==> flow/design.v <==
module biriq_alu #(
    parameter C_HAS_ZBA_EXTENSION   = 1,
    parameter C_HAS_ZBB_EXTENSION   = 1,
    parameter C_HAS_ZBS_EXTENSION   = 1,
    parameter C_HAS_CZERO_EXTENSION = 1
) (
    input  wire logic [31:0] a_i,
    input  wire logic [31:0] b_i,
    input  wire logic [ 6:0] op_i,
    output wire logic [31:0] result_o,
    output wire logic [31:0] adder_result_o,
    output wire logic        mts_o,
    output wire logic        mtu_o,
    output wire logic        eq_o
);
  wire [31:0] adder_result;
  wire [31:0] shifter_result;
  wire [31:0] gates_result;
  wire [31:0] branch_result;
  biriq_adder #(
      .C_HAS_ZBA_EXTENSION(C_HAS_ZBA_EXTENSION),
      .C_HAS_ZBB_EXTENSION(C_HAS_ZBB_EXTENSION)
  ) adder_inst (
      .a_i (a_i),
      .b_i (b_i),
      .op_i(op_i[3:0]),
      .c_o (adder_result)
  );
  biriq_shifter #(
      .C_HAS_ZBB_EXTENSION(C_HAS_ZBB_EXTENSION),
      .C_HAS_ZBS_EXTENSION(C_HAS_ZBS_EXTENSION)
  ) shifter_inst (
      .a_i (a_i),
      .b_i (b_i),
      .op_i(op_i[4:0]),
      .c_o (shifter_result)
  );
  biriq_branch #(
      .C_HAS_ZBB_EXTENSION  (C_HAS_ZBB_EXTENSION),
      .C_HAS_CZERO_EXTENSION(C_HAS_CZERO_EXTENSION)
  ) branch_inst (
      .a_i  (a_i),
      .b_i  (b_i),
      .op_i (op_i[2:0]),
      .mts_o(mts_o),
      .mtu_o(mtu_o),
      .eq_o (eq_o),
      .c_o  (branch_result)
  );
  biriq_gates #(
      .C_HAS_ZBB_EXTENSION(C_HAS_ZBB_EXTENSION)
  ) gates_inst (
      .a_i (a_i),
      .b_i (b_i),
      .op_i(op_i[3:0]),
      .c_o (gates_result)
  );
  assign result_o = op_i[6:5] == 2'b00 ? adder_result :
                  op_i[6:5] == 2'b01 ? shifter_result :
                  op_i[6:5] == 2'b10 ? branch_result : 
                  gates_result;
  assign adder_result_o = adder_result;
endmodule
module biriq_adder #(
    parameter C_HAS_ZBA_EXTENSION = 0,
    parameter C_HAS_ZBB_EXTENSION = 0
) (
    input  wire logic [31:0] a_i,    
    input  wire logic [31:0] b_i,    
    /*verilator lint_off UNUSED*/
    input  wire logic [ 3:0] op_i,   
    /*verilator lint_on UNUSED*/
    output wire logic [31:0] c_o     
);
  wire [31:0] add_res;   
  /*verilator lint_off UNUSED*/
  wire [31:0] ext_res;   
  /*verilator lint_on UNUSED*/
  wire [31:0] sh_res;   
  generate
    if (C_HAS_ZBB_EXTENSION) begin : g_zbb
      assign ext_res = op_i[1:0] == 2'b00 ? {{24{a_i[7]}}, a_i[7:0]} : op_i[1:0] == 2'b01 ? {{16{a_i[15]}}, a_i[15:0]} : op_i[1:0] == 2'b10 ? {16'h0000, a_i[15:0]} : 32'h00000000;
    end else begin : g_nzbb
      assign ext_res = 32'd0;
    end
  endgenerate
  generate
    if (C_HAS_ZBA_EXTENSION) begin : g_zba
      assign sh_res = a_i << op_i[1:0];
    end else begin : g_nzba
      assign sh_res = a_i;
    end
  endgenerate
  assign add_res = op_i[2] ? sh_res - b_i : sh_res + b_i;
  generate
    if (C_HAS_ZBB_EXTENSION) begin : g_zbb_res
      assign c_o = op_i[3] == 1'b0 ? add_res : ext_res;
    end else begin : g_nzbb_res
      assign c_o = add_res;
    end
  endgenerate
endmodule
module biriq_branch #(
    parameter C_HAS_ZBB_EXTENSION   = 1,
    parameter C_HAS_CZERO_EXTENSION = 1
) (
    input  wire [31:0] a_i,     
    input  wire [31:0] b_i,     
    input  wire [ 2:0] op_i,    
    output wire        mts_o,
    output wire        mtu_o,
    output wire        eq_o,
    output wire [31:0] c_o      
);
  wire [31:0] operand_2;
  wire eq;
  wire gt_30;
  logic mts;
  logic mtu;
  wire mt;
  wire slt;
  generate
    if (C_HAS_CZERO_EXTENSION) begin : g_czero
      assign operand_2 = &op_i[2:1] ? 32'd0 : b_i;
    end else begin : g_nczero
      assign operand_2 = b_i;
    end
  endgenerate
  always_comb begin
    case ({
      a_i[31], b_i[31], gt_30
    })
      3'b000: begin
        mts = 0;
        mtu = 0;
      end
      3'b001: begin
        mts = 1;
        mtu = 1;
      end
      3'b010: begin
        mts = 1;
        mtu = 0;
      end
      3'b011: begin
        mts = 1;
        mtu = 0;
      end
      3'b100: begin
        mts = 0;
        mtu = 1;
      end
      3'b101: begin
        mts = 0;
        mtu = 1;
      end
      3'b110: begin
        mts = 0;
        mtu = 0;
      end
      3'b111: begin
        mts = 1;
        mtu = 1;
      end
    endcase
  end
  assign mt = op_i[2] ? mts : mtu;
  assign eq = a_i == operand_2;
  assign gt_30 = a_i[30:0] > b_i[30:0];
  assign slt = {op_i[1:0]} == 2'b10 ? {!(mts | eq)} : {!(mtu | eq)};
  generate
    if (C_HAS_ZBB_EXTENSION && C_HAS_CZERO_EXTENSION) begin : g_zbb_and_czero
      assign c_o = {op_i[2:1]}==2'b11 ? op_i[0]^eq ? a_i : 0 : {op_i[1:0]} == 2'b00 ? mt ? a_i : operand_2 : {op_i[1:0]} == 2'b01 ? !mt ? a_i : operand_2 : {31'd0, slt};
    end else if (C_HAS_ZBB_EXTENSION && !C_HAS_CZERO_EXTENSION) begin : g_zbb_and_nczero
      assign c_o = {op_i[1:0]} == 2'b00 ? mt ? a_i : operand_2 : {op_i[1:0]} == 2'b01 ? !mt ? a_i : operand_2 : {31'd0, slt};
    end else if (!C_HAS_ZBB_EXTENSION && C_HAS_CZERO_EXTENSION) begin : g_nzbb_and_czero
      assign c_o = {op_i[2:1]} == 2'b11 ? op_i[0] ^ eq ? a_i : 0 : {31'd0, slt};
    end else begin : g_nzbb_and_nczero
      assign c_o = {31'd0, slt};
    end
  endgenerate
  assign mts_o = mts;
  assign mtu_o = mtu;
  assign eq_o  = eq;
endmodule
module biriq_gates #(
    parameter C_HAS_ZBB_EXTENSION = 0
) (
    input  wire logic [31:0] a_i,    
    /*verilator lint_off UNUSEDSIGNAL*/
    input  wire logic [31:0] b_i,    
    input  wire logic [ 3:0] op_i,   
    output wire logic [31:0] c_o     
);
  logic [31:0] logic_gate_res;   
  wire  [31:0] operand_2;   
  wire  [31:0] ct_operand;   
  logic [ 5:0] res;   
  wire  [31:0] byte_rev_res;   
  logic [31:0] bitmanip_res;   
  wire [3:0] res_0, res_1, res_2, res_3;
  wire [4:0] res_0_1, res_1_1;
  logic [5:0] cpop_result;
  /*verilator lint_on UNUSEDSIGNAL*/
  assign operand_2 = op_i[2] ? ~b_i : b_i;
  generate
    if (C_HAS_ZBB_EXTENSION) begin : g_zbb
      always_comb begin
        case (op_i[1:0])
          2'b00: logic_gate_res = a_i & operand_2;
          2'b01: logic_gate_res = a_i | operand_2;
          2'b10: logic_gate_res = a_i ^ operand_2;
          2'b11:
          logic_gate_res = {
            {8{|a_i[31:24]}}, {8{|a_i[23:16]}}, {8{|a_i[15:8]}}, {8{|a_i[7:0]}}
          };   
        endcase
      end
    end else begin : g_nzbb
      always_comb begin
        case (op_i[1:0])
          2'b00: logic_gate_res = a_i & operand_2;
          2'b01: logic_gate_res = a_i | operand_2;
          2'b10: logic_gate_res = a_i ^ operand_2;
          2'b11: logic_gate_res = 'x;
        endcase
      end
    end
  endgenerate
  generate
    if (C_HAS_ZBB_EXTENSION) begin : g_zbb_logic
      for (genvar i = 0; i < 32; i++) begin : _clz
        assign ct_operand[i] = !op_i[2] ? a_i[i] : a_i[31-i];
      end
      always_comb begin
        casez (ct_operand)
          32'bzzzzzzzzzzzzzzzzzzzzzzzzzzzzzzz1: res = 0;
          32'bzzzzzzzzzzzzzzzzzzzzzzzzzzzzzz10: res = 1;
          32'bzzzzzzzzzzzzzzzzzzzzzzzzzzzzz100: res = 2;
          32'bzzzzzzzzzzzzzzzzzzzzzzzzzzzz1000: res = 3;
          32'bzzzzzzzzzzzzzzzzzzzzzzzzzzz10000: res = 4;
          32'bzzzzzzzzzzzzzzzzzzzzzzzzzz100000: res = 5;
          32'bzzzzzzzzzzzzzzzzzzzzzzzzz1000000: res = 6;
          32'bzzzzzzzzzzzzzzzzzzzzzzzz10000000: res = 7;
          32'bzzzzzzzzzzzzzzzzzzzzzzz100000000: res = 8;
          32'bzzzzzzzzzzzzzzzzzzzzzz1000000000: res = 9;
          32'bzzzzzzzzzzzzzzzzzzzzz10000000000: res = 10;
          32'bzzzzzzzzzzzzzzzzzzzz100000000000: res = 11;
          32'bzzzzzzzzzzzzzzzzzzz1000000000000: res = 12;
          32'bzzzzzzzzzzzzzzzzzz10000000000000: res = 13;
          32'bzzzzzzzzzzzzzzzzz100000000000000: res = 14;
          32'bzzzzzzzzzzzzzzzz1000000000000000: res = 15;
          32'bzzzzzzzzzzzzzzz10000000000000000: res = 16;
          32'bzzzzzzzzzzzzzz100000000000000000: res = 17;
          32'bzzzzzzzzzzzzz1000000000000000000: res = 18;
          32'bzzzzzzzzzzzz10000000000000000000: res = 19;
          32'bzzzzzzzzzzz100000000000000000000: res = 20;
          32'bzzzzzzzzzz1000000000000000000000: res = 21;
          32'bzzzzzzzzz10000000000000000000000: res = 22;
          32'bzzzzzzzz100000000000000000000000: res = 23;
          32'bzzzzzzz1000000000000000000000000: res = 24;
          32'bzzzzzz10000000000000000000000000: res = 25;
          32'bzzzzz100000000000000000000000000: res = 26;
          32'bzzzz1000000000000000000000000000: res = 27;
          32'bzzz10000000000000000000000000000: res = 28;
          32'bzz100000000000000000000000000000: res = 29;
          32'bz1000000000000000000000000000000: res = 30;
          32'b10000000000000000000000000000000: res = 31;
          default: res = 32;
        endcase
      end
      assign byte_rev_res = {a_i[7:0], a_i[15:8], a_i[23:16], a_i[31:24]};
      always_comb begin
        cpop_result = 0;
        for (integer i = 0; i < 32; i++) begin
          /*verilator lint_off WIDTHEXPAND*/
          cpop_result += a_i[i];
          /*verilator lint_on WIDTHEXPAND*/
        end
      end
      always_comb begin
        case (op_i[1:0])
          2'b00: bitmanip_res = {26'h0, res};
          2'b01: bitmanip_res = {26'h0, res};
          2'b10: bitmanip_res = byte_rev_res;
          2'b11: bitmanip_res = {26'h0, cpop_result};
        endcase
      end
      assign c_o = op_i[3] ? bitmanip_res : logic_gate_res;
    end else begin : g_nzbb_res
      assign c_o = logic_gate_res;
    end
  endgenerate
endmodule
/*verilator lint_on SELRANGE*/
module biriq_shifter #(
    parameter C_HAS_ZBB_EXTENSION = 0,
    parameter C_HAS_ZBS_EXTENSION = 0
) (
    input  wire [31:0] a_i,    
    /*verilator lint_off UNUSED*/
    input  wire [31:0] b_i,    
    input  wire [ 4:0] op_i,   
    /*verilator lint_on UNUSED*/
    output wire [31:0] c_o     
);
  wire [31:0] shift_res;
  wire [31:0] operand_1;
  wire [ 4:0] shamt;
  wire [31:0] shift_operand1, shift_stage1, shift_res_stage1, shift_stage2, shift_res_stage2, shift_stage3, shift_res_stage3, shift_stage4, shift_res_stage4, shift_stage5, shift_res_stage5;
  generate
    if (C_HAS_ZBS_EXTENSION) begin : g_one
      assign operand_1 = op_i[3] & !op_i[0] ? 32'b1 : a_i;
    end else begin : g_none
      assign operand_1 = a_i;
    end
  endgenerate
  assign shamt = b_i[4:0];
  for (genvar i = 0; i < 32; i++) begin : g_rev
    assign shift_operand1[i] = !op_i[0] ? operand_1[31-i] : operand_1[i];
  end
  generate
    if (C_HAS_ZBB_EXTENSION) begin : g_gen_shift_w_zbb
      assign shift_stage1[31] = op_i[1] & !op_i[3] ? shift_operand1[0] : (!op_i[3] & op_i[2]) ? a_i[31] : 1'b0;
      assign shift_stage1[30:0] = shift_operand1[31:1];
      assign shift_res_stage1 = shamt[0] ? shift_stage1 : shift_operand1;
      assign shift_stage2[31:30] = op_i[1] & !op_i[3] ? shift_res_stage1[1:0] :  (!op_i[3] & op_i[2]) ? {{2{a_i[31]}}} : 2'b00;
      assign shift_stage2[29:0] = shift_res_stage1[31:2];
      assign shift_res_stage2 = shamt[1] ? shift_stage2 : shift_res_stage1;
      assign shift_stage3[31:28] = op_i[1] & !op_i[3] ? shift_res_stage2[3:0] : (!op_i[3] & op_i[2]) ? {{4{a_i[31]}}} : 4'b00;
      assign shift_stage3[27:0] = shift_res_stage2[31:4];
      assign shift_res_stage3 = shamt[2] ? shift_stage3 : shift_res_stage2;
      assign shift_stage4[31:24] = op_i[1] & !op_i[3] ? shift_res_stage3[7:0] : (!op_i[3] & op_i[2]) ? {{8{a_i[31]}}} : 8'b00;
      assign shift_stage4[23:0] = shift_res_stage3[31:8];
      assign shift_res_stage4 = shamt[3] ? shift_stage4 : shift_res_stage3;
      assign shift_stage5[31:16] = op_i[1] & !op_i[3] ? shift_res_stage4[15:0] : (!op_i[3] & op_i[2]) ? {{16{a_i[31]}}} : 16'b00;
      assign shift_stage5[15:0] = shift_res_stage4[31:16];
      assign shift_res_stage5 = shamt[4] ? shift_stage5 : shift_res_stage4;
    end else begin : g_gen_shift_wo_zbb
      assign shift_stage1[31] = (!op_i[3] & op_i[2]) ? a_i[31] : 1'b0;
      assign shift_stage1[30:0] = shift_operand1[31:1];
      assign shift_res_stage1 = shamt[0] ? shift_stage1 : shift_operand1;
      assign shift_stage2[31:30] = (!op_i[3] & op_i[2]) ? {{2{a_i[31]}}} : 2'b00;
      assign shift_stage2[29:0] = shift_res_stage1[31:2];
      assign shift_res_stage2 = shamt[1] ? shift_stage2 : shift_res_stage1;
      assign shift_stage3[31:28] = (!op_i[3] & op_i[2]) ? {{4{a_i[31]}}} : 4'b00;
      assign shift_stage3[27:0] = shift_res_stage2[31:4];
      assign shift_res_stage3 = shamt[2] ? shift_stage3 : shift_res_stage2;
      assign shift_stage4[31:24] = (!op_i[3] & op_i[2]) ? {{8{a_i[31]}}} : 8'b00;
      assign shift_stage4[23:0] = shift_res_stage3[31:8];
      assign shift_res_stage4 = shamt[3] ? shift_stage4 : shift_res_stage3;
      assign shift_stage5[31:16] = (!op_i[3] & op_i[2]) ? {{16{a_i[31]}}} : 16'b00;
      assign shift_stage5[15:0] = shift_res_stage4[31:16];
      assign shift_res_stage5 = shamt[4] ? shift_stage5 : shift_res_stage4;
    end
  endgenerate
  for (genvar i = 0; i < 32; i++) begin : g_rev_b
    assign shift_res[i] = !op_i[0] ? shift_res_stage5[31-i] : shift_res_stage5[i];
  end
  generate
    if (C_HAS_ZBS_EXTENSION) begin : g_pg
      logic [31:0] postgate_res;
      always_comb begin
        case ({
          op_i[4], op_i[1]
        })
          2'b00: postgate_res = a_i & ~shift_res;
          2'b01: postgate_res = shift_res & 1;
          2'b10: postgate_res = a_i ^ shift_res;
          2'b11: postgate_res = a_i | shift_res;
        endcase
      end
      assign c_o = op_i[3] ? postgate_res : shift_res;
    end else begin : g_npg
      assign c_o = shift_res;
    end
  endgenerate
endmodule
module ixu_mul (
    input  wire [31:0] a,
    input  wire [31:0] b,
    input  wire [ 1:0] op,
    output wire [31:0] res
);
  wire [32:0] a1, b1;
  assign a1 = {op == 2'b11 ? 1'b0 : a[31], a[31:0]};
  assign b1 = {op[1] ? 1'b0 : b[31], b[31:0]};
  wire [65:0] result;
  assign result = $signed(a1) * $signed(b1);
  assign res = op == 2'b00 ? result[31:0] : result[63:32];
  /*verilator lint_off UNUSED*/
  wire unused;
  assign unused = |result[65:64];
  /*verilator lint_on UNUSED*/
endmodule
module ixu_div (
    input  wire         core_clock_i,   
    input  wire         core_flush_i,   
    input  wire         start,          
    input  wire         unsigned_i,
    input  wire         opcode_i,
    output logic        busy,           
    output logic        done,           
    output logic        valid,          
    output logic        dbz,            
    output logic        overflow,
    input  wire  [31:0] a_i,            
    input  wire  [31:0] b_i,            
    output logic [31:0] res
);
  logic [31:0] b1;   
  logic [31:0] quo, quo_next;   
  logic [32:0] acc, acc_next;   
  logic [$clog2(32)-1:0] i;   
  logic                  unsigned_r;
  logic                  sign;
  logic                  opcode;
  wire  [          31:0] a;
  wire  [          31:0] b;
  assign a = unsigned_i | ~a_i[31] ? a_i : ~a_i + 1'b1;
  assign b = unsigned_i | ~b_i[31] ? b_i : ~b_i + 1'b1;
  always_comb begin
    if (acc >= {1'b0, b1}) begin
      acc_next = acc - b1;
      {acc_next, quo_next} = {acc_next[31:0], quo, 1'b1};
    end else begin
      {acc_next, quo_next} = {acc, quo} << 1;
    end
  end
  wire [31:0] remainder = unsigned_r | ~sign ? acc_next[32:1] : ~acc_next[32:1] + 1'b1;
  wire [31:0] quotient = unsigned_r | ~sign ? quo_next : ~quo_next + 1'b1;
  always_ff @(posedge core_clock_i) begin
    if (core_flush_i) begin
      busy  <= 0;
      done  <= 0;
      valid <= 0;
      dbz   <= 0;
    end else if (start) begin
      valid  <= 0;
      i      <= 0;
      opcode <= opcode_i;
      if (b == 0) begin   
        busy     <= 0;
        done     <= 1;
        dbz      <= 1;
        overflow <= 0;
        res      <= opcode_i ? a_i : 32'hFFFFFFFF;
      end
      else if (a_i==32'h80000000 && b_i==32'hFFFFFFFF && !unsigned_i) begin  
        busy     <= 0;
        done     <= 1;
        dbz      <= 0;
        overflow <= 1;
        res      <= opcode_i ? 32'h00000000 : 32'h80000000;
      end else begin
        busy       <= 1;
        dbz        <= 0;
        overflow   <= 0;
        b1         <= b;
        unsigned_r <= unsigned_i;
        sign       <= opcode_i ? a_i[31] : a_i[31] ^ b_i[31];
        {acc, quo} <= {{32{1'b0}}, a, 1'b0};   
      end
    end else if (busy) begin
      if (i == 5'b11111) begin   
        busy  <= 0;
        done  <= 1;
        valid <= 1;
        res   <= opcode ? remainder : quotient;
      end else begin   
        i   <= i + 1;
        acc <= acc_next;
        quo <= quo_next;
      end
    end else begin
      done <= 1'b0;
    end
  end
endmodule
module ixu_mc_pipe (
    input  wire         core_clock_i,
    input  wire         core_flush_i,
    input  wire  [17:0] data_i,
    input  wire         valid_i,
    output logic        busy_o,
    output wire  [ 5:0] rs1_o,
    output wire  [ 5:0] rs2_o,
    input  wire  [31:0] rs1_data_i,
    input  wire  [31:0] rs2_data_i,
    output wire  [ 4:0] rob_o,
    input  wire  [ 6:0] opcode_i,
    input  wire  [ 6:0] ins_type,
    input  wire         imm_i,
    input  wire  [31:0] immediate_i,
    input  wire  [ 5:0] dest_i,
    output logic [ 5:0] wakeup_dest,
    output logic        wakeup_valid,
    output logic [ 5:0] l_wakeup_dest,
    output logic        l_wakeup_valid,
    output logic [ 5:0] ixu_mc_ex_dest,
    output logic [31:0] ixu_mc_ex_data,
    output logic        ixu_mc_ex_valid,
    output logic [ 5:0] ixu_mc_wb_dest,
    output logic [31:0] ixu_mc_wb_data,
    output logic        ixu_mc_wb_valid,
    output wire  [ 4:0] pmu_ins_id_o,
    output wire         pmu_ins_valid_o
);
  assign rob_o = data_i[4:0];
  assign rs1_o = data_i[11:6];
  assign rs2_o = data_i[17:12];
  typedef enum {
    IDLE,
    DIVISION
  } mc_pipe_state_t;
  mc_pipe_state_t        mc_pipe_state;
  reg             [31:0] a;
  reg             [31:0] b;
  reg             [ 6:0] opc;
  reg             [ 5:0] ex_dest;
  reg             [ 5:0] ex_rob;
  reg                    ex_valid;
  reg             [ 1:0] ex_type;
  reg                    ex_fwd;
  reg                    div_ex;
  wire            [31:0] ex_alu_result;
  wire            [31:0] ex_mul_result;
  wire            [31:0] ex_div_result;
  wire            [31:0] ex_adder_result;
  wire                   mts;
  wire                   mtu;
  wire                   eq;
  wire                   div_busy;
  wire                   div_done;
  wire                   div_dbz;
  wire                   div_overflow;
  wire                   div_valid;
  reg             [31:0] wb_data;
  reg             [ 5:0] wb_dest;
  reg             [ 5:0] wb_rob;
  reg                    wb_mul;
  reg             [31:0] wb_mul_data;
  reg                    wb_fwd;
  reg                    wb_valid;
  always_ff @(posedge core_clock_i) begin
    a   <= ins_type[3] ? 32'd0 : rs1_data_i;
    b   <= imm_i | ins_type[3] ? immediate_i : rs2_data_i;
    opc <= ins_type[3] ? 7'd0 : opcode_i;
  end
  always_ff @(posedge core_clock_i) {wb_dest, ex_dest} <= {ex_dest, dest_i};
  always_ff @(posedge core_clock_i) {wb_rob, ex_rob} <= {ex_rob, data_i[5:0]};
  always_ff @(posedge core_clock_i) wb_mul <= ex_type == 2'b01;
  always_ff @(posedge core_clock_i) wb_mul_data <= ex_mul_result;
  always_ff @(posedge core_clock_i)
    if (core_flush_i) {wb_valid, ex_valid} <= '0;
    else if (div_done) {wb_valid, ex_valid} <= {1'b0, 1'b1};
    else if (div_ex) {wb_valid, ex_valid} <= {1'b0, 1'b1};
    else if (!div_busy) {wb_valid, ex_valid} <= {ex_valid, valid_i};
  always_ff @(posedge core_clock_i) {ex_type} <= ins_type[6] ? 2'b10 : ins_type[5] ? 2'b01 : 2'b00;
  always_ff @(posedge core_clock_i)
    if (core_flush_i) {wb_fwd, ex_fwd} <= '0;
    else if (div_done) {wb_fwd, ex_fwd} <= {1'b0, 1'b1};
    else if (div_ex) {wb_fwd, ex_fwd} <= '0;
    else if (!div_busy) {wb_fwd, ex_fwd} <= {ex_fwd, (|ins_type[5:0]) & valid_i & (dest_i != '0)};
  always_ff @(posedge core_clock_i) wb_data <= ixu_mc_ex_data;
  always_comb begin
    case (mc_pipe_state)
      IDLE: busy_o = valid_i & ins_type[6];
      DIVISION: busy_o = !(div_done);
      default: busy_o = 0;
    endcase
  end
  always_ff @(posedge core_clock_i)
    if (core_flush_i) mc_pipe_state <= IDLE;
    else
      case (mc_pipe_state)
        IDLE: if (valid_i & ins_type[6]) mc_pipe_state <= DIVISION;
        DIVISION: if (div_done) mc_pipe_state <= IDLE;
      endcase
  always_ff @(posedge core_clock_i)
    if (core_flush_i) div_ex <= 1'b0;
    else
      case (mc_pipe_state)
        IDLE: if (valid_i & ins_type[6]) div_ex <= 1'b1;
        DIVISION: div_ex <= 1'b0;
      endcase
  assign ixu_mc_ex_dest = ex_dest;
  assign ixu_mc_ex_data = ex_type == 2'b00 ? ex_alu_result : ex_div_result;
  assign ixu_mc_ex_valid = ex_fwd;
  assign ixu_mc_wb_dest = wb_dest;
  assign ixu_mc_wb_data = wb_mul ? wb_mul_data : wb_data;
  assign ixu_mc_wb_valid = wb_fwd;
  assign wakeup_dest = dest_i;
  assign wakeup_valid = (valid_i & !busy_o & (|ins_type[4:0])) | div_done;
  assign l_wakeup_dest = ex_dest;
  assign l_wakeup_valid = ex_valid & (ex_type == 2'b01);
  assign pmu_ins_id_o = wb_rob[4:0];
  assign pmu_ins_valid_o = wb_valid;
  biriq_alu #(
      .C_HAS_ZBA_EXTENSION  (1'b0),
      .C_HAS_ZBB_EXTENSION  (1'b0),
      .C_HAS_ZBS_EXTENSION  (1'b0),
      .C_HAS_CZERO_EXTENSION(1'b0)
  ) biriq_alu_inst (
      .a_i(a),
      .b_i(b),
      .op_i(opc),
      .result_o(ex_alu_result),
      .adder_result_o(ex_adder_result),
      .mts_o(mts),
      .mtu_o(mtu),
      .eq_o(eq)
  );
  ixu_mul mul_inst (
      .a  (a),
      .b  (b),
      .op (opc[1:0]),
      .res(ex_mul_result)
  );
  ixu_div division_inst (
      .core_clock_i(core_clock_i),
      .core_flush_i(core_flush_i),
      .start(div_ex),
      .unsigned_i(opc[0]),
      .opcode_i(opc[1]),
      .busy(div_busy),
      .done(div_done),
      .valid(div_valid),
      .dbz(div_dbz),
      .overflow(div_overflow),
      .a_i(a),
      .b_i(b),
      .res(ex_div_result)
  );
  /*verilator lint_off UNUSED*/
  wire unused;
  assign unused = |ex_adder_result | mts | mtu | eq | div_dbz | div_overflow | div_valid | div_busy | wb_rob[5];
  /*verilator lint_on UNUSED*/
endmodule
Lab notebook: ixu_mc_pipe

Tool chain data of ixu_mc_pipe
Each step is given for the RTL above and for the edited RTL.
Lines under "original" count in the file above, lines under "edited" in the edited file.
"difference" is "edited" less "original", of the values as shown; "relative change" is that difference over "original", in percent.
Cell names lack the library's common part.
Not given: n/a
Design
  top module: ixu_mc_pipe
  clock port: core_clock_i
  library: sky130hd
  corner: tt_025C_1v80

Edit of the RTL
Unified diff, file above to edited file.
The edited RTL no longer does the same as the RTL above: the edit was made by script, with no optimisation intended.
begin of diff
@@ -340,5 +340,5 @@
       assign shift_stage1[31] = (!op_i[3] & op_i[2]) ? a_i[31] : 1'b0;
       assign shift_stage1[30:0] = shift_operand1[31:1];
-      assign shift_res_stage1 = shamt[0] ? shift_stage1 : shift_operand1;
+      assign shift_res_stage1 = shift_stage1;
       assign shift_stage2[31:30] = (!op_i[3] & op_i[2]) ? {{2{a_i[31]}}} : 2'b00;
       assign shift_stage2[29:0] = shift_res_stage1[31:2];
end of diff

Elaborated design
Source: Yosys, flattened and elaborated, memories not mapped. Widths are those after wreduce. Registers that Yosys merges into a memory's read port (data or address) are not register bits. Print and check cells do not count. Equal cells are merged and count once.
Memory sizes are those after Yosys's memory passes, which may raise the word count (mostly to a power of two), join words into wider ones and drop unused or constant bits.
Word-level totals
  register bits: original 336, edited 336, difference 0, relative change 0.00%
  bits in latches: original 0, edited 0, difference 0
  memory bits (writable): original 0, edited 0, difference 0
  ROM bits: original 16, edited 16, difference 0, relative change 0.00%
  word width x clocked read ports: original 0, edited 0, difference 0
  memories: original 1, edited 1, difference 0, relative change 0.00%
  output and inout bits: original 116, edited 116, difference 0, relative change 0.00%
  word-level cells: original 250, edited 248, difference -2, relative change -0.80%
Operators by class
  $add $sub $neg: original 8, edited 8, difference 0, relative change 0.00%
  multipliers: original 1, edited 1, difference 0, relative change 0.00%
  divide/modulo/power cells: original 0, edited 0, difference 0
  order comparisons: original 2, edited 2, difference 0, relative change 0.00%
  eq/ne operators: original 19, edited 19, difference 0, relative change 0.00%
  shift operators: original 0, edited 0, difference 0
  muxes and demuxes: original 136, edited 134, difference -2, relative change -1.47%
  bitwise gates (word level): original 28, edited 28, difference 0, relative change 0.00%
  reductions and logical operators: original 28, edited 28, difference 0, relative change 0.00%
Memories
  words x width with read and write ports: original 8 x 2 bit 1R0W, edited 8 x 2 bit 1R0W
Operator list
  1-bit two-way mux: original 87, edited 86, difference -1, relative change -1.15%
  32-bit two-way mux: original 33, edited 32, difference -1, relative change -3.03%
  1-bit bitwise AND: original 7, edited 7, difference 0, relative change 0.00%
  1-bit bitwise OR: original 7, edited 7, difference 0, relative change 0.00%
  1-bit zero test: original 6, edited 6, difference 0, relative change 0.00%
  1-bit inverter: original 6, edited 6, difference 0, relative change 0.00%
  33-bit two-way mux: original 5, edited 5, difference 0, relative change 0.00%
  32-bit by 1-bit adder with 32-bit output (second input constant): original 4, edited 4, difference 0, relative change 0.00%
  2-bit != test (second input constant): original 4, edited 4, difference 0, relative change 0.00%
  32-bit inverter: original 4, edited 4, difference 0, relative change 0.00%
  2-bit by 1-bit equality test with 1-bit output (second input constant): original 3, edited 3, difference 0, relative change 0.00%
  2-bit equality test (second input constant): original 3, edited 3, difference 0, relative change 0.00%
  2-bit zero test: original 3, edited 3, difference 0, relative change 0.00%
  2-bit AND reduction: original 3, edited 3, difference 0, relative change 0.00%
  2-bit nonzero test: original 3, edited 3, difference 0, relative change 0.00%
  32-bit equality test (second input constant): original 2, edited 2, difference 0, relative change 0.00%
  1-bit logical AND: original 2, edited 2, difference 0, relative change 0.00%
  32-bit zero test: original 2, edited 2, difference 0, relative change 0.00%
  5-bit two-way mux: original 2, edited 2, difference 0, relative change 0.00%
  3-bit != test (second input constant): original 2, edited 2, difference 0, relative change 0.00%
  1-bit case mux with 2-bit select: original 2, edited 2, difference 0, relative change 0.00%
  3-bit AND reduction: original 2, edited 2, difference 0, relative change 0.00%
  4-bit AND reduction: original 2, edited 2, difference 0, relative change 0.00%
  32-bit subtractor: original 2, edited 2, difference 0, relative change 0.00%
  32-bit adder: original 1, edited 1, difference 0, relative change 0.00%
  5-bit by 1-bit adder with 5-bit output (second input constant): original 1, edited 1, difference 0, relative change 0.00%
  32-bit bitwise AND: original 1, edited 1, difference 0, relative change 0.00%
  32-bit by 1-bit equality test with 1-bit output (second input constant): original 1, edited 1, difference 0, relative change 0.00%
The list need not be complete.

Longest topological paths
Longest topological path by Yosys (ltp), each cell counted once; first at word level (registers and memories cut), then after technology mapping (sequential cells cut; the memories' decode and read muxes count).
Depth
  word-level depth: original 12, edited 11, difference -1, relative change -8.33%
  ABC_AREA: original 0, edited 0
  gate-level depth with buffers: original 33, edited 34, difference +1, relative change +3.03%

Netlist
Source: synth_stat.txt of the flow (Yosys; design flattened, memories mapped). It holds for the ABC_AREA given above (unset counts as 0); a run with the other value may have another netlist.
Cells by type
  clkbuf_1: original 325, edited 283, difference -42, relative change -12.92%
  o21ai_0: original 272, edited 246, difference -26, relative change -9.56%
  nand2_1: original 980, edited 955, difference -25, relative change -2.55%
  buf_1: original 105, edited 128, difference +23, relative change +21.90%
  a21o_1: original 69, edited 48, difference -21, relative change -30.43%
  nand2b_1: original 48, edited 65, difference +17, relative change +35.42%
  a21oi_1: original 292, edited 308, difference +16, relative change +5.48%
  o21bai_1: original 13, edited 29, difference +16, relative change +123.08%
  nor4_1: original 34, edited 20, difference -14, relative change -41.18%
  buf_2: original 5, edited 17, difference +12, relative change +240.00%
  nand3_1: original 81, edited 91, difference +10, relative change +12.35%
  inv_1: original 1276, edited 1267, difference -9, relative change -0.71%
  o31ai_1: original 34, edited 25, difference -9, relative change -26.47%
  mux2_2: original 79, edited 71, difference -8, relative change -10.13%
  o211ai_1: original 50, edited 57, difference +7, relative change +14.00%
  o41ai_1: original 14, edited 7, difference -7, relative change -50.00%
  o31a_1: original 4, edited 11, difference +7, relative change +175.00%
  nor3_1: original 71, edited 65, difference -6, relative change -8.45%
The list need not be complete.
Synthesis totals
  mapped cells: original 7149, edited 7100, difference -49, relative change -0.69%
  cell area after synthesis (µm²): original 61441.4, edited 61122.4, difference -319.0, relative change -0.52%
  area of sequential cells (µm²): original 7477.2, edited 7477.2, difference 0.0, relative change 0.00%
  mapped flip-flops: original 305, edited 305, difference 0, relative change 0.00%
  buffer cells: original 464, edited 458, difference -6, relative change -1.29%
By module: a second synthesis without flattening, with its own total; a netlist apart from the flattened one above.
Second synthesis, totals
  cell total of the unflattened synthesis: original 7327, edited 7201, difference -126, relative change -1.72%
  area (unflattened synthesis) (µm²): original 65001.1, edited 64485.6, difference -515.5, relative change -0.79%
Each row is one instance without its submodules.
Modules, original
  ixu_mul: times used 1, cells 4232, area 38256.7 µm²
  ixu_div: times used 1, cells 1394, area 11761.3 µm²
  ixu_mc_pipe: times used 1, cells 380, area 5196.2 µm²
  biriq_shifter #(C_HAS_ZBB_EXTENSION=0, C_HAS_ZBS_EXTENSION=0): times used 1, cells 460, area 3189.3 µm²
  biriq_adder #(C_HAS_ZBA_EXTENSION=0, C_HAS_ZBB_EXTENSION=0): times used 1, cells 356, area 2398.6 µm²
  biriq_gates #(C_HAS_ZBB_EXTENSION=0): times used 1, cells 309, area 2233.4 µm²
  biriq_branch #(C_HAS_ZBB_EXTENSION=0, C_HAS_CZERO_EXTENSION=0): times used 1, cells 157, area 1151.1 µm²
  biriq_alu: times used 1, cells 39, area 814.5 µm²
Modules, edited
  ixu_mul: times used 1, cells 4230, area 38140.3 µm²
  ixu_div: times used 1, cells 1394, area 11761.3 µm²
  ixu_mc_pipe: times used 1, cells 380, area 5196.2 µm²
  biriq_shifter #(C_HAS_ZBB_EXTENSION=0, C_HAS_ZBS_EXTENSION=0): times used 1, cells 336, area 2790.2 µm²
  biriq_adder #(C_HAS_ZBA_EXTENSION=0, C_HAS_ZBB_EXTENSION=0): times used 1, cells 356, area 2398.6 µm²
  biriq_gates #(C_HAS_ZBB_EXTENSION=0): times used 1, cells 309, area 2233.4 µm²
  biriq_branch #(C_HAS_ZBB_EXTENSION=0, C_HAS_CZERO_EXTENSION=0): times used 1, cells 157, area 1151.1 µm²
  biriq_alu: times used 1, cells 39, area 814.5 µm²

Worst setup path after synthesis
OpenSTA on the mapped netlist: ideal clock, no wires. The path of least setup slack (recovery checks aside). Input and output delay are each 20% of the period. Register names are those of the netlist, which keeps one name where synthesis merged equal registers.
Timing post-synthesis
  path kind: original register to register, edited register to register
  start point: original register b[0], edited register b[2]
  end point: original register wb_mul_data[30], edited register wb_mul_data[26]
  period (ns): original 9.0, edited 9.0, difference 0.0, relative change 0.00%
  library setup time (ns): original 0.131, edited 0.121, difference -0.010
  launch time at the first pin (ns): original 0.000, edited 0.000, difference 0.000
  data arrival time (ns): original 8.690, edited 8.750, difference +0.060, relative change +0.69%
  required time (ns): original 8.869, edited 8.879, difference +0.010, relative change +0.11%
  slack (ns): original 0.179, edited 0.129, difference -0.050
  path delay (ns): original 8.821, edited 8.871, difference +0.050, relative change +0.57%
  stages on the path: original 32, edited 33, difference +1, relative change +3.12%
  synthesis period reached (ns): original 8.821, edited 8.871, difference +0.050, relative change +0.57%
"path delay" is the arrival time less input delay plus setup time.
"stages on the path": output pins that drive a net of the path, with the launching flip-flop's if there is one; two outputs of one cell count as two.
"synthesis period reached" is the clock period less the worst setup slack; recovery checks do not enter. This is arithmetic on one report: input and output delays are still those of the set period (20% each).
Between the ends stands the longest chain of elaborated cells between them, by number of cells; it is not shown to be the way that was timed. Of several equally long chains one is given.
A line is the first line of the expression or statement that the cell stems from. Yosys adds cells for indexed reads and writes and turns some case tables into memories.
On the way, post-synthesis, original
  cells stage by stage: dfxtp_1 -> clkbuf_1 -> clkbuf_1 -> clkbuf_1 -> nand2_1 -> inv_1 -> fa_1 -> inv_1 -> fa_1 -> inv_1 -> fa_1 -> inv_1 -> fa_1 -> inv_1 -> fa_1 -> fa_1 -> fa_1 -> inv_1 -> fa_1 -> inv_1 -> ha_1 -> inv_1 -> o21bai_1 -> a21o_1 -> a21oi_1 -> o21ai_0 -> or3_1 -> o211ai_1 -> a211oi_1 -> a211oi_1 -> xor2_1 -> o21ai_0
  cells in the longest elaborated chain: 2
RTL lines, path post-synthesis, original
  start, declared: line 518  | reg             [31:0] b;
  start, assigned: line 547  | b   <= imm_i | ins_type[3] ? immediate_i : rs2_data_i;
  33-bit by 33-bit multiplier with 64-bit output: line 389  | assign result = $signed(a1) * $signed(b1);
  32-bit two-way mux: line 390  | assign res = op == 2'b00 ? result[31:0] : result[63:32];
  end, assigned: line 553  | always_ff @(posedge core_clock_i) wb_mul_data <= ex_mul_result;
  end, declared: line 542  | reg             [31:0] wb_mul_data;
On the way, post-synthesis, edited
  cells stage by stage: dfxtp_1 -> clkbuf_1 -> inv_1 -> buf_1 -> buf_1 -> buf_1 -> nor3_1 -> fa_1 -> inv_1 -> fa_1 -> inv_1 -> fa_1 -> inv_1 -> fa_1 -> inv_1 -> fa_1 -> fa_1 -> fa_1 -> inv_1 -> fa_1 -> inv_1 -> ha_1 -> a21o_1 -> a21o_1 -> a21oi_1 -> o21ai_0 -> a21o_1 -> a21o_1 -> nand2_1 -> a31o_2 -> nor2b_1 -> xnor2_1 -> mux2_2
  cells in the longest elaborated chain: 2
RTL lines, path post-synthesis, edited
  start, declared: line 518  | reg             [31:0] b;
  start, assigned: line 547  | b   <= imm_i | ins_type[3] ? immediate_i : rs2_data_i;
  33-bit by 33-bit multiplier with 64-bit output: line 389  | assign result = $signed(a1) * $signed(b1);
  32-bit two-way mux: line 390  | assign res = op == 2'b00 ? result[31:0] : result[63:32];
  end, assigned: line 553  | always_ff @(posedge core_clock_i) wb_mul_data <= ex_mul_result;
  end, declared: line 542  | reg             [31:0] wb_mul_data;

Worst path after layout
From the final timing report of the runs of set A: the path of least setup slack in the routed layout; clock arrival at registers is part of the times.
Timing after layout
  path kind: original register to register, edited register to register
  start point: original register opc[0], edited register b[5]
  end point: original register wb_mul_data[28], edited register wb_mul_data[26]
  period (ns): original 8.63, edited 8.63, difference 0.00, relative change 0.00%
  library setup time (ns): original 0.12, edited 0.11, difference -0.01
  launch time at the first pin (ns): original 0.59, edited 0.65, difference +0.06, relative change +10.17%
  data arrival time (ns): original 8.88, edited 8.68, difference -0.20, relative change -2.25%
  required time (ns): original 9.10, edited 9.13, difference +0.03, relative change +0.33%
  slack (ns): original 0.22, edited 0.45, difference +0.23
  stages on the path: original 34, edited 28, difference -6, relative change -17.65%
Between the ends stands the longest chain of elaborated cells between them, by number of cells; it is not shown to be the way that was timed. Of several equally long chains one is given.
On the way, after layout, original
  cells stage by stage: dfxtp_4 -> ha_4 -> nor2_4 -> buf_12 -> buf_6 -> buf_6 -> nand2_4 -> fa_1 -> fa_1 -> inv_2 -> fa_2 -> inv_4 -> fa_2 -> clkinvlp_4 -> fa_1 -> fa_2 -> fa_1 -> inv_2 -> fa_2 -> inv_2 -> ha_4 -> inv_1 -> o21bai_1 -> a21o_1 -> a21oi_2 -> buf_6 -> o21ai_2 -> buf_4 -> or3_4 -> o211ai_1 -> nand4b_1 -> a21oi_2 -> xor2_2 -> o21ai_1
  cells in the longest elaborated chain: 4
RTL lines, path after layout, original
  start, declared: line 519  | reg             [ 6:0] opc;
  start, assigned: line 548  | opc <= ins_type[3] ? 7'd0 : opcode_i;
  2-bit equality test: line 386  | assign a1 = {op == 2'b11 ? 1'b0 : a[31], a[31:0]};
  1-bit two-way mux: line 386
  33-bit by 33-bit multiplier with 64-bit output: line 389  | assign result = $signed(a1) * $signed(b1);
  32-bit two-way mux: line 390  | assign res = op == 2'b00 ? result[31:0] : result[63:32];
  end, assigned: line 553  | always_ff @(posedge core_clock_i) wb_mul_data <= ex_mul_result;
  end, declared: line 542  | reg             [31:0] wb_mul_data;
On the way, after layout, edited
  cells stage by stage: dfxtp_2 -> clkinvlp_4 -> or3_4 -> fa_2 -> fa_1 -> inv_2 -> fa_2 -> buf_12 -> buf_4 -> fa_2 -> fa_1 -> fa_2 -> fa_1 -> inv_1 -> fa_1 -> inv_2 -> ha_4 -> and3_4 -> nand2_4 -> or3_4 -> a31oi_4 -> buf_6 -> o211ai_1 -> buf_4 -> a31o_4 -> nor2b_4 -> xnor2_2 -> mux2_2
  cells in the longest elaborated chain: 2
RTL lines, path after layout, edited
  start, declared: line 518  | reg             [31:0] b;
  start, assigned: line 547  | b   <= imm_i | ins_type[3] ? immediate_i : rs2_data_i;
  33-bit by 33-bit multiplier with 64-bit output: line 389  | assign result = $signed(a1) * $signed(b1);
  32-bit two-way mux: line 390  | assign res = op == 2'b00 ? result[31:0] : result[63:32];
  end, assigned: line 553  | always_ff @(posedge core_clock_i) wb_mul_data <= ex_mul_result;
  end, declared: line 542  | reg             [31:0] wb_mul_data;

Measured runs
Both versions went through the flow (Yosys, OpenROAD) with the same settings in each pair. Constraints: input delay and output delay 20% of the set period each, output load 0.01 pF.
Flow settings, set A
  CORE_UTILIZATION: 40
  SETUP_SLACK_MARGIN: 0.4
  period_ns: 8.63
  CAP_MARGIN: 20
  CORE_MARGIN: 2
  SLEW_MARGIN: 20
Measured results, set A
  chip area in the Yosys report (µm²): original 61441.4, edited 61122.4, difference -319.0, relative change -0.52%
  area of the die (µm²): original 156753.0, edited 155950.0, difference -803.0, relative change -0.51%
  standard-cell area of the final layout (µm²): original 72080.4, edited 71178.3, difference -902.1, relative change -1.25%
  utilization (%): original 47.3, edited 46.9, difference -0.4
  worst setup slack after layout (ns): original 0.221, edited 0.449, difference +0.228
  setup total negative slack (ns): original 0.000, edited 0.000, difference 0.000
  worst hold slack after layout (ns): original 0.325, edited 0.326, difference +0.001
  clock period reached (ns): original 8.409, edited 8.181, difference -0.228, relative change -2.71%
Flow settings, set B
  CAP_MARGIN: 30
  CELL_PAD_IN_SITES_GLOBAL_PLACEMENT: 2
  CORE_UTILIZATION: 20
  GPL_TIMING_DRIVEN: 1
  HOLD_SLACK_MARGIN: 0.17
  MAX_ROUTING_LAYER: met4
  MIN_ROUTING_LAYER: met1
  PLACE_DENSITY_LB_ADDON: 0.01
  SLEW_MARGIN: 30
  period_ns: 10.4
  CORE_MARGIN: 2
Measured results, set B
  chip area in the Yosys report (µm²): original 61441.4, edited 61122.4, difference -319.0, relative change -0.52%
  area of the die (µm²): original 311654.0, edited 310049.0, difference -1605.0, relative change -0.51%
  standard-cell area of the final layout (µm²): original 71199.5, edited 71045.6, difference -153.9, relative change -0.22%
  utilization (%): original 23.3, edited 23.4, difference +0.1
  worst setup slack after layout (ns): original 0.931, edited 0.733, difference -0.198
  setup total negative slack (ns): original 0.000, edited 0.000, difference 0.000
  worst hold slack after layout (ns): original 0.325, edited 0.325, difference 0.000
  clock period reached (ns): original 9.469, edited 9.667, difference +0.198, relative change +2.09%
"clock period reached" is the run's clock period less its worst setup slack. It is reckoned from that one timing run; input and output delays stay at 20% of the period that was set.
